==> flow/design.v <==
module DECODER(
input  wire [3:2] ALU_FUN,
output reg Arith_Enable,
output reg Logic_Enable,
output reg CMP_Enable, 
output reg Shift_Enable
);
always @(*)
   begin
     Arith_Enable   = 1'b0;
	 Logic_Enable = 1'b0;
	 CMP_Enable   = 1'b0;
	 Shift_Enable = 1'b0;
     case(ALU_FUN)
	     2'b00 : Arith_Enable = 1'b1;
	     2'b01 : Logic_Enable = 1'b1;
	     2'b10 : CMP_Enable   = 1'b1;
	     2'b11 : Shift_Enable = 1'b1;
	  endcase
   end 
 endmodule
module ARITHMETIC_UNIT #(parameter width = 16 , Arith_width = width + width )(
input wire signed [width-1:0] A,
input wire signed [width-1:0] B, 
input wire [1:0] ALU_FUN,
input wire Arith_Enable,
input wire CLK,
input wire RST,
output reg signed [Arith_width-1:0] Arith_OUT,
output reg        Carry_OUT,
output reg        Arith_Flag
);
reg [Arith_width-1:0] Arith_OUT0;
reg                   Carry_OUT0;
reg                   Arith_Flag0;
always @(posedge CLK, negedge RST)
  begin 
    if(!RST)
	 begin
	    Arith_OUT <= 'b0;
		Carry_OUT <= 16'b0;
		Arith_Flag<= 1'b0;
	 end
	else
	 begin
	    Arith_OUT <= Arith_OUT0;
		if(Arith_Enable)
		  Carry_OUT <= Carry_OUT0;
		Arith_Flag<= Arith_Flag0;
	 end
  end
always @(*)
  begin
     if(Arith_Enable)
	 begin
	     Arith_Flag0 = 1'b1;
	     case(ALU_FUN)
		     2'b00 : {Carry_OUT0,Arith_OUT0} = A+B;
			 2'b01 : {Carry_OUT0,Arith_OUT0} = A-B;
			 2'b10 : {Carry_OUT0,Arith_OUT0} = A*B;
			 2'b11 : {Carry_OUT0,Arith_OUT0} = (B == 0) ? 1'sb0 : A/B;
		  endcase
	 end
	 else
	   begin
	     Arith_OUT0  = 'b0;
		 Carry_OUT0  = 1'b0;
		 Arith_Flag0 = 1'b0;
	   end
  end
endmodule
module LOGIC_UNIT #(parameter width = 16 , Logic_width = width)(
input wire  [width-1:0] A,
input wire  [width-1:0] B, 
input wire [1:0] ALU_FUN,
input wire Logic_Enable,
input wire CLK,
input wire RST,
output reg [Logic_width-1:0] Logic_OUT,
output reg         Logic_Flag
);
reg [Logic_width-1:0] Logic_OUT0; 
reg                   Logic_Flag0 ;
always @(posedge CLK, negedge RST)
  begin
    if(!RST)
	 begin
	    Logic_OUT <= 'b0;
		Logic_Flag<= 1'b0;
	 end
	else
	 begin
	  Logic_OUT <= Logic_OUT0;
		Logic_Flag<= Logic_Flag0;
	 end
  end
always @(*)
  begin
     if(Logic_Enable)
	 begin
	     Logic_Flag0 = 1'b1;
	     case(ALU_FUN)
		   2'b00 : Logic_OUT0 = A&B;
			 2'b01 : Logic_OUT0 = A|B;
			 2'b10 : Logic_OUT0 = ~(A&B);
			 2'b11 : Logic_OUT0 = ~(A|B);
		  endcase
	 end
	 else
	   begin
	     Logic_OUT0  = 'b0;
		 Logic_Flag0 = 1'b0;
	   end
  end
endmodule
module CMP_UNIT #(parameter width = 16 , CMP_width   = width )(
input wire  [width-1:0] A,
input wire  [width-1:0] B, 
input wire [1:0] ALU_FUN,
input wire CMP_Enable,
input wire CLK,
input wire RST,
output reg [CMP_width-1:0] CMP_OUT,
output reg         CMP_Flag
);
reg [CMP_width-1:0] CMP_OUT0;
reg                 CMP_Flag0 ;
reg [CMP_width-1:0] EQ ;
reg [CMP_width-1:0] GR ; 
reg [CMP_width-1:0] LW;
always @(posedge CLK , negedge RST)
  begin
    if(!RST)
	 begin
	    CMP_OUT <= 'b0;
		CMP_Flag<= 1'b0;
	 end
	else
	 begin
	    CMP_OUT <= CMP_OUT0;
		CMP_Flag<= CMP_Flag0;
	 end
  end
always @(*)
  begin
     if(A==B)
       EQ ='b1;
     else 
       EQ ='b0;
     if(A>B)
       GR ='b10;
     else 
       GR ='b0;
     if(A<B)
       LW ='b11;
     else 
       LW ='b0;
     if(CMP_Enable)
	   begin
	     CMP_Flag0 = 1'b1;
	     case(ALU_FUN)
		     2'b00 : CMP_OUT0 = 'b0;
			 2'b01 : CMP_OUT0 = EQ;
			 2'b10 : CMP_OUT0 = GR;
			 2'b11 : CMP_OUT0 = LW;
		  endcase
	   end
	 else
	   begin
	     CMP_OUT0  = 'b0;
		 CMP_Flag0 = 1'b0;
	   end
  end
endmodule
module SHIFT_UNIT #(parameter width = 16 , Shift_width = width)(
input wire  [width-1:0] A,
input wire  [width-1:0] B, 
input wire [1:0] ALU_FUN,
input wire Shift_Enable,
input wire CLK,
input wire RST,
output reg [Shift_width-1:0] Shift_OUT,
output reg         Shift_Flag
);
reg [Shift_width-1:0] Shift_OUT0;
reg                   Shift_Flag0 ;
always @(posedge CLK, negedge RST)
  begin
    if(!RST)
	 begin
	    Shift_OUT <= 'b0;
		Shift_Flag<= 1'b0;
	 end
	else
	 begin
	    Shift_OUT <= Shift_OUT0;
		Shift_Flag<= Shift_Flag0;
	 end
  end
always @(*)
  begin
     if(Shift_Enable)
	 begin
	     Shift_Flag0 = 1'b1;
	     case(ALU_FUN)
		     2'b00 : Shift_OUT0 = A>>1'b1;
			 2'b01 : Shift_OUT0 = A<<1'b1;
			 2'b10 : Shift_OUT0 = B>>1'b1;
			 2'b11 : Shift_OUT0 = B<<1'b1;
		  endcase
	 end
	 else
	   begin
	     Shift_OUT0  = 'b0;
		 Shift_Flag0 = 1'b0;
	   end
  end
endmodule
module ALU_Top #(parameter width = 16 ,
                   Arith_width = width + width ,
                   Logic_width = width,	
                   CMP_width   = width,
                   Shift_width = width)(
input wire [width-1:0] A,
input wire [width-1:0] B,
input wire CLK,
input wire RST,
input wire [3:0] ALU_FUN,
output wire [Arith_width-1:0]  Arith_OUT,
output wire                    Carry_OUT,
output wire                    Arith_Flag,
output wire [Logic_width-1:0]  Logic_OUT,  
output wire                    Logic_Flag,
output wire [CMP_width-1:0]    CMP_OUT,    
output wire                    CMP_Flag,
output wire [Shift_width-1:0]  Shift_OUT,
output wire                    Shift_Flag
);
wire Arith_Enable ,Logic_Enable , CMP_Enable , Shift_Enable;
DECODER u_decoder(
.ALU_FUN(ALU_FUN[3:2]),
.Arith_Enable(Arith_Enable),
.Logic_Enable(Logic_Enable),
.CMP_Enable(CMP_Enable),
.Shift_Enable(Shift_Enable)
);
ARITHMETIC_UNIT #(.width(width),.Arith_width(Arith_width)) u_arithmatic(
.A(A),
.B(B),
.ALU_FUN(ALU_FUN[1:0]),
.CLK(CLK),
.RST(RST),
.Arith_Enable(Arith_Enable),
.Arith_OUT(Arith_OUT),
.Carry_OUT(Carry_OUT),
.Arith_Flag(Arith_Flag)
);
LOGIC_UNIT #(.width(width),.Logic_width(Logic_width)) u_logic(
.A(A),
.B(B),
.ALU_FUN(ALU_FUN[1:0]),
.CLK(CLK),
.RST(RST),
.Logic_Enable(Logic_Enable),
.Logic_OUT(Logic_OUT),
.Logic_Flag(Logic_Flag)
);
CMP_UNIT #(.width(width),.CMP_width(CMP_width)) u_cmp(
.A(A),
.B(B),
.ALU_FUN(ALU_FUN[1:0]),
.CLK(CLK),
.RST(RST),
.CMP_Enable(CMP_Enable),
.CMP_OUT(CMP_OUT),
.CMP_Flag(CMP_Flag)
);
SHIFT_UNIT #(.width(width),.Shift_width(Shift_width)) u_shift(
.A(A),
.B(B),
.ALU_FUN(ALU_FUN[1:0]),
.CLK(CLK),
.RST(RST),
.Shift_Enable(Shift_Enable),
.Shift_OUT(Shift_OUT),
.Shift_Flag(Shift_Flag)
);
endmodule
# Step by step through the tools: ALU_Top
# What the tools print for ALU_Top, step after step.
# Lines are those of the file above, counted from 1.
# Not given: --
# design
top_module	ALU_Top
clock_port	CLK
library	sky130hd
pvt_corner	tt_025C_1v80

# Elaborated design
# Yosys after proc, flatten, opt, wreduce and memory -nomap, before mapping. Memory bits, and registers merged into a memory's read port (data or address), are not among the register bits. Print and check cells are not counted. Equal cells are merged and count once.
# bits
register_bits	85
in_bits	38
# classes
n_mul	1
compare	2
muxes	20
n_logic	4
div_mod_pow	1
eq_ne	7
addsub	2
reduce_and_logical	7
# op_table
cell	n
divider 16 x 16 -> 33 bit	1
multiplier 16 x 16 -> 32 bit	1
case mux 16 bit (select 4 bit)	3
case mux 33 bit (select 4 bit)	1
2-to-1 mux 16 bit	3
2-to-1 mux 33 bit	1
inverter 16 bit	2
2-to-1 mux 32 bit	1
adder 16 x 16 -> 17 bit	1
subtractor 16 x 16 -> 17 bit	1
greater-than comparator 16 bit	1
less-than comparator 16 bit	1
equality test 16 bit	1
AND 16 bit	1
bitwise OR 16 bit	1
zero test 16 bit	1
OR reduction 3 bit	4
equality test 2 bit with constant B	4
case mux 1 bit (select 2 bit)	4
2-to-1 mux 1 bit	5
equality test 2 x 1 -> 1 bit with constant B	2
zero test 2 bit	2
2-to-1 mux 2 bit	2

# Longest topological paths
# Depth = most cells in a row (Yosys ltp): at word level without a register or memory, in the mapped netlist without a sequential cell, where the memories' decode and read muxes count.
# depth
ltp_word	4
abc_area	0
ltp_mapped	367
mapped_depth_nobuf	335

# Mapped cells and area
# Yosys stat after the flow's synthesis: flattened, memories mapped to cells. It holds for the ABC_AREA given above (unset counts as 0); a run with the other value may have another netlist.
# The area totals of this step are shown rounded.
# by_type
cell	n
sky130_fd_sc_hd__ha_1	695
sky130_fd_sc_hd__fa_1	264
sky130_fd_sc_hd__xnor2_1	308
sky130_fd_sc_hd__nand2_1	629
sky130_fd_sc_hd__a21oi_1	470
sky130_fd_sc_hd__nor2_1	591
sky130_fd_sc_hd__inv_1	486
sky130_fd_sc_hd__dfrtp_1	71
sky130_fd_sc_hd__a21o_1	215
sky130_fd_sc_hd__o21ai_0	318
sky130_fd_sc_hd__xor2_1	159
sky130_fd_sc_hd__o21a_1	137
sky130_fd_sc_hd__nor3_1	178
sky130_fd_sc_hd__mux2_2	58
sky130_fd_sc_hd__clkbuf_1	155
sky130_fd_sc_hd__o211ai_1	71
sky130_fd_sc_hd__nand3_1	104
sky130_fd_sc_hd__nor2b_1	78
# Not listed: further types 95, cells in them 1294.
# mapped
cells	6281
seqArea_um2	1780
area_um2	46400
flip_flops	71
# The figures by module come from a second, unflattened synthesis with its own total; it is not the netlist above.
# hier_totals
hier_cells	6390
hier_area_um2	47200
# Rows give one instance, submodules left out.
# modules
mod	n_inst	n_cells	mod_area_um2	seq_area_um2
ARITHMETIC_UNIT	1	6190	44900	851
LOGIC_UNIT	1	56	807	425
SHIFT_UNIT	1	55	732	425
CMP_UNIT	1	85	644	75.1
DECODER	1	4	26.3	0.0
ALU_Top	1	0	0.0	0.0

# Worst setup path after synthesis
# OpenSTA on the mapped netlist: ideal clock, no wires. The path of least setup slack (recovery checks aside). Input and output delay are each 20% of the period. Register names are those of the netlist, which keeps one name where synthesis merged equal registers.
# synth_timing
path_type	in2reg
from	input port B[0]
to	register u_arithmatic.Arith_OUT[22]
path_delay_ns	72.764
arrival_ns	91.627
period_ns	95.0
path_stages	336
n_path_buf	51
setup_slack_ns	3.236
setup_ns	0.137
period_less_setup_slack_ns	91.764
# "path_delay_ns" is the arrival time less input delay plus setup time.
# "path_stages" counts driving pins, that of a launching flip-flop among them; a cell with two outputs on the path counts twice.
# "period_less_setup_slack_ns" = period - worst setup slack (recovery checks aside). The figure is calculated, with input and output delays left at 20% of the set period.
# Between the ends stands the longest chain of elaborated cells between them, by number of cells; it is not shown to be the way that was timed. Of several equally long chains one is given.
# Each line given opens the expression or statement behind the cell; cells for indexed reads and writes are added by Yosys, which also makes memories of some case tables.
# synth_via
cell_sequence	sky130_fd_sc_hd__inv_1 -> sky130_fd_sc_hd__buf_1 -> sky130_fd_sc_hd__ha_1 -> sky130_fd_sc_hd__or3b_1 -> sky130_fd_sc_hd__or4_4 -> sky130_fd_sc_hd__o21ai_4 -> sky130_fd_sc_hd__nand4_2 -> sky130_fd_sc_hd__nor2_4 -> sky130_fd_sc_hd__and2_1 -> sky130_fd_sc_hd__nand3b_1 -> sky130_fd_sc_hd__inv_1 -> sky130_fd_sc_hd__nand2_1 -> sky130_fd_sc_hd__a21o_1 -> sky130_fd_sc_hd__nor2_1 -> sky130_fd_sc_hd__ha_1 -> sky130_fd_sc_hd__o21a_1 -> sky130_fd_sc_hd__o21a_1 -> sky130_fd_sc_hd__nor2_1 -> [... 300 more ...] -> sky130_fd_sc_hd__ha_1 -> sky130_fd_sc_hd__a21o_1 -> sky130_fd_sc_hd__a21o_1 -> sky130_fd_sc_hd__a21oi_1 -> sky130_fd_sc_hd__nor2b_1 -> sky130_fd_sc_hd__o21ai_0 -> sky130_fd_sc_hd__nand2b_1 -> sky130_fd_sc_hd__a21oi_1 -> sky130_fd_sc_hd__and3_1 -> sky130_fd_sc_hd__clkbuf_1 -> sky130_fd_sc_hd__ha_1 -> sky130_fd_sc_hd__inv_1 -> sky130_fd_sc_hd__nor4_1 -> sky130_fd_sc_hd__nand4_1 -> sky130_fd_sc_hd__or2_2 -> sky130_fd_sc_hd__o31ai_1 -> sky130_fd_sc_hd__xnor2_1 -> sky130_fd_sc_hd__o22ai_1
elab_chain_cells	4
# synth_rtl
item	line	text
start, declared	225	input wire [width-1:0] B,
divider 16 x 16 -> 33 bit	61	2'b11 : {Carry_OUT0,Arith_OUT0} = (B == 0) ? 1'sb0 : A/B;
2-to-1 mux 33 bit	61
case mux 33 bit (select 4 bit)	57	case(ALU_FUN)
2-to-1 mux 32 bit	54	if(Arith_Enable)
end, assigned	40	Arith_OUT <= 'b0;
end, assigned	46	Arith_OUT <= Arith_OUT0;
end, declared	29	output reg signed [Arith_width-1:0] Arith_OUT,

# Path in the finished layout
# From the final timing report of run A: the path of least setup slack in the routed layout; clock arrival at registers is part of the times.
# layout_timing
path_type	in2reg
from	input port B[1]
to	register u_arithmatic.Arith_OUT[12]
setup_ns	0.11
path_stages	316
period_ns	95.3
arrival_ns	93.66
n_path_buf	33
setup_slack_ns	1.96
# Between the ends stands the longest chain of elaborated cells between them, by number of cells; it is not shown to be the way that was timed. Of several equally long chains one is given.
# layout_via
cell_sequence	sky130_fd_sc_hd__clkdlybuf4s50_1 -> sky130_fd_sc_hd__buf_4 -> sky130_fd_sc_hd__or4_1 -> sky130_fd_sc_hd__nor4_1 -> sky130_fd_sc_hd__o21ai_0 -> sky130_fd_sc_hd__and2_0 -> sky130_fd_sc_hd__nor2_4 -> sky130_fd_sc_hd__and2_1 -> sky130_fd_sc_hd__nand3b_1 -> sky130_fd_sc_hd__inv_1 -> sky130_fd_sc_hd__nand2_1 -> sky130_fd_sc_hd__a21o_1 -> sky130_fd_sc_hd__nor2_1 -> sky130_fd_sc_hd__ha_1 -> sky130_fd_sc_hd__o21a_1 -> sky130_fd_sc_hd__o21a_1 -> sky130_fd_sc_hd__nor2_1 -> sky130_fd_sc_hd__nor2_1 -> [... 280 more ...] -> sky130_fd_sc_hd__o221ai_1 -> sky130_fd_sc_hd__ha_1 -> sky130_fd_sc_hd__nand4_1 -> sky130_fd_sc_hd__nor4_1 -> sky130_fd_sc_hd__buf_4 -> sky130_fd_sc_hd__o21ai_0 -> sky130_fd_sc_hd__buf_4 -> sky130_fd_sc_hd__and3_1 -> sky130_fd_sc_hd__ha_1 -> sky130_fd_sc_hd__inv_1 -> sky130_fd_sc_hd__nor4_1 -> sky130_fd_sc_hd__buf_4 -> sky130_fd_sc_hd__nand3_1 -> sky130_fd_sc_hd__buf_4 -> sky130_fd_sc_hd__o31ai_1 -> sky130_fd_sc_hd__xnor2_1 -> sky130_fd_sc_hd__a221oi_1 -> sky130_fd_sc_hd__a211oi_1
elab_chain_cells	4
# layout_rtl
item	line	text
start, declared	225	input wire [width-1:0] B,
divider 16 x 16 -> 33 bit	61	2'b11 : {Carry_OUT0,Arith_OUT0} = (B == 0) ? 1'sb0 : A/B;
2-to-1 mux 33 bit	61
case mux 33 bit (select 4 bit)	57	case(ALU_FUN)
2-to-1 mux 32 bit	54	if(Arith_Enable)
end, assigned	40	Arith_OUT <= 'b0;
end, assigned	46	Arith_OUT <= Arith_OUT0;
end, declared	29	output reg signed [Arith_width-1:0] Arith_OUT,

Subject: ALU_Top on sky130hd, stored results

Hello all,

Module ALU_Top, platform sky130hd: 2 stored runs of the flow (Yosys, OpenROAD) with differing settings, in no particular order. Input and output delays are each 20% of the period that was set; the output load is 0.01 pF.
By "period_reached_ns" is meant the clock period of the run minus its worst setup slack. This is arithmetic on one report: input and output delays are still those of the set period (20% each).
"worstPathTime_ns" is the time allowed to the run's worst setup path (the clock period less input and output delay, where it has them) less its slack. Clock arrival times count: a late capture clock shortens it, a late launch clock lengthens it.
The results are shown rounded.

Run A, flow files:
==> flow/run.sh <==
#!/bin/bash
# the make line also repeats the synthesis and layout settings of config.mk as NAME=value (left out here)
make -C /OpenROAD-flow-scripts/flow DESIGN_CONFIG=/design/flow/config.mk WORK_HOME=/design/flow/orfs CLKGATE_MAP_FILE= finish
==> flow/config.mk <==
export PLATFORM = sky130hd
export DESIGN_NAME = ALU_Top
export DESIGN_NICKNAME = ALU_Top
export VERILOG_FILES = /design/flow/design.v
export SDC_FILE = /design/flow/constraint.sdc
export NUM_CORES = 4
export LEC_CHECK = 0
export ABC_AREA = 0
export CAP_MARGIN = 20
export CORE_MARGIN = 7
export CORE_UTILIZATION = 26
export CTS_CLUSTER_DIAMETER = 211
export MAX_ROUTING_LAYER = met4
export PLACE_DENSITY = 0.44
export SETUP_SLACK_MARGIN = -2.0
export SLEW_MARGIN = 20
==> flow/constraint.sdc <==
create_clock -name core_clock -period 95.3 [get_ports {CLK}]
set_input_delay 19.0600 -clock core_clock [delete_from_list [all_inputs] [get_ports {CLK}]]
set_output_delay 19.0600 -clock core_clock [all_outputs]
set_load 0.01 [all_outputs]

==> results of run A, as CSV <==
result,value
synth_chip_area_um2,46400
design_die_area_um2,190000
finish.stdcell_area_um2,57100
post_route_util_pct,32.3
fin_ws_ns,1.96
setupTns_ns,0.000
ws_hold_ns,0.602
period_reached_ns,93.339
worstPathTime_ns,74.28
worst_setup_path_type,"in2reg"

Run B, flow files:
==> flow/run.sh <==
#!/bin/bash
# the make line also repeats the synthesis and layout settings of config.mk as NAME=value (left out here)
make -C /OpenROAD-flow-scripts/flow DESIGN_CONFIG=/design/flow/config.mk WORK_HOME=/design/flow/orfs CLKGATE_MAP_FILE= finish
==> flow/config.mk <==
export PLATFORM = sky130hd
export DESIGN_NAME = ALU_Top
export DESIGN_NICKNAME = ALU_Top
export VERILOG_FILES = /design/flow/design.v
export SDC_FILE = /design/flow/constraint.sdc
export NUM_CORES = 4
export LEC_CHECK = 0
export CAP_MARGIN = 20
export CORE_MARGIN = 2
export CORE_UTILIZATION = 40
export SLEW_MARGIN = 20
==> flow/constraint.sdc <==
create_clock -name core_clock -period 95.0 [get_ports {CLK}]
set_input_delay 19.0000 -clock core_clock [delete_from_list [all_inputs] [get_ports {CLK}]]
set_output_delay 19.0000 -clock core_clock [all_outputs]
set_load 0.01 [all_outputs]

==> results of run B, as CSV <==
result,value
synth_chip_area_um2,46400
design_die_area_um2,119000
finish.stdcell_area_um2,55700
post_route_util_pct,48.5
fin_ws_ns,3.97
setupTns_ns,0.000
ws_hold_ns,0.701
period_reached_ns,91.029
worstPathTime_ns,72.03
worst_setup_path_type,"in2reg"

Thanks
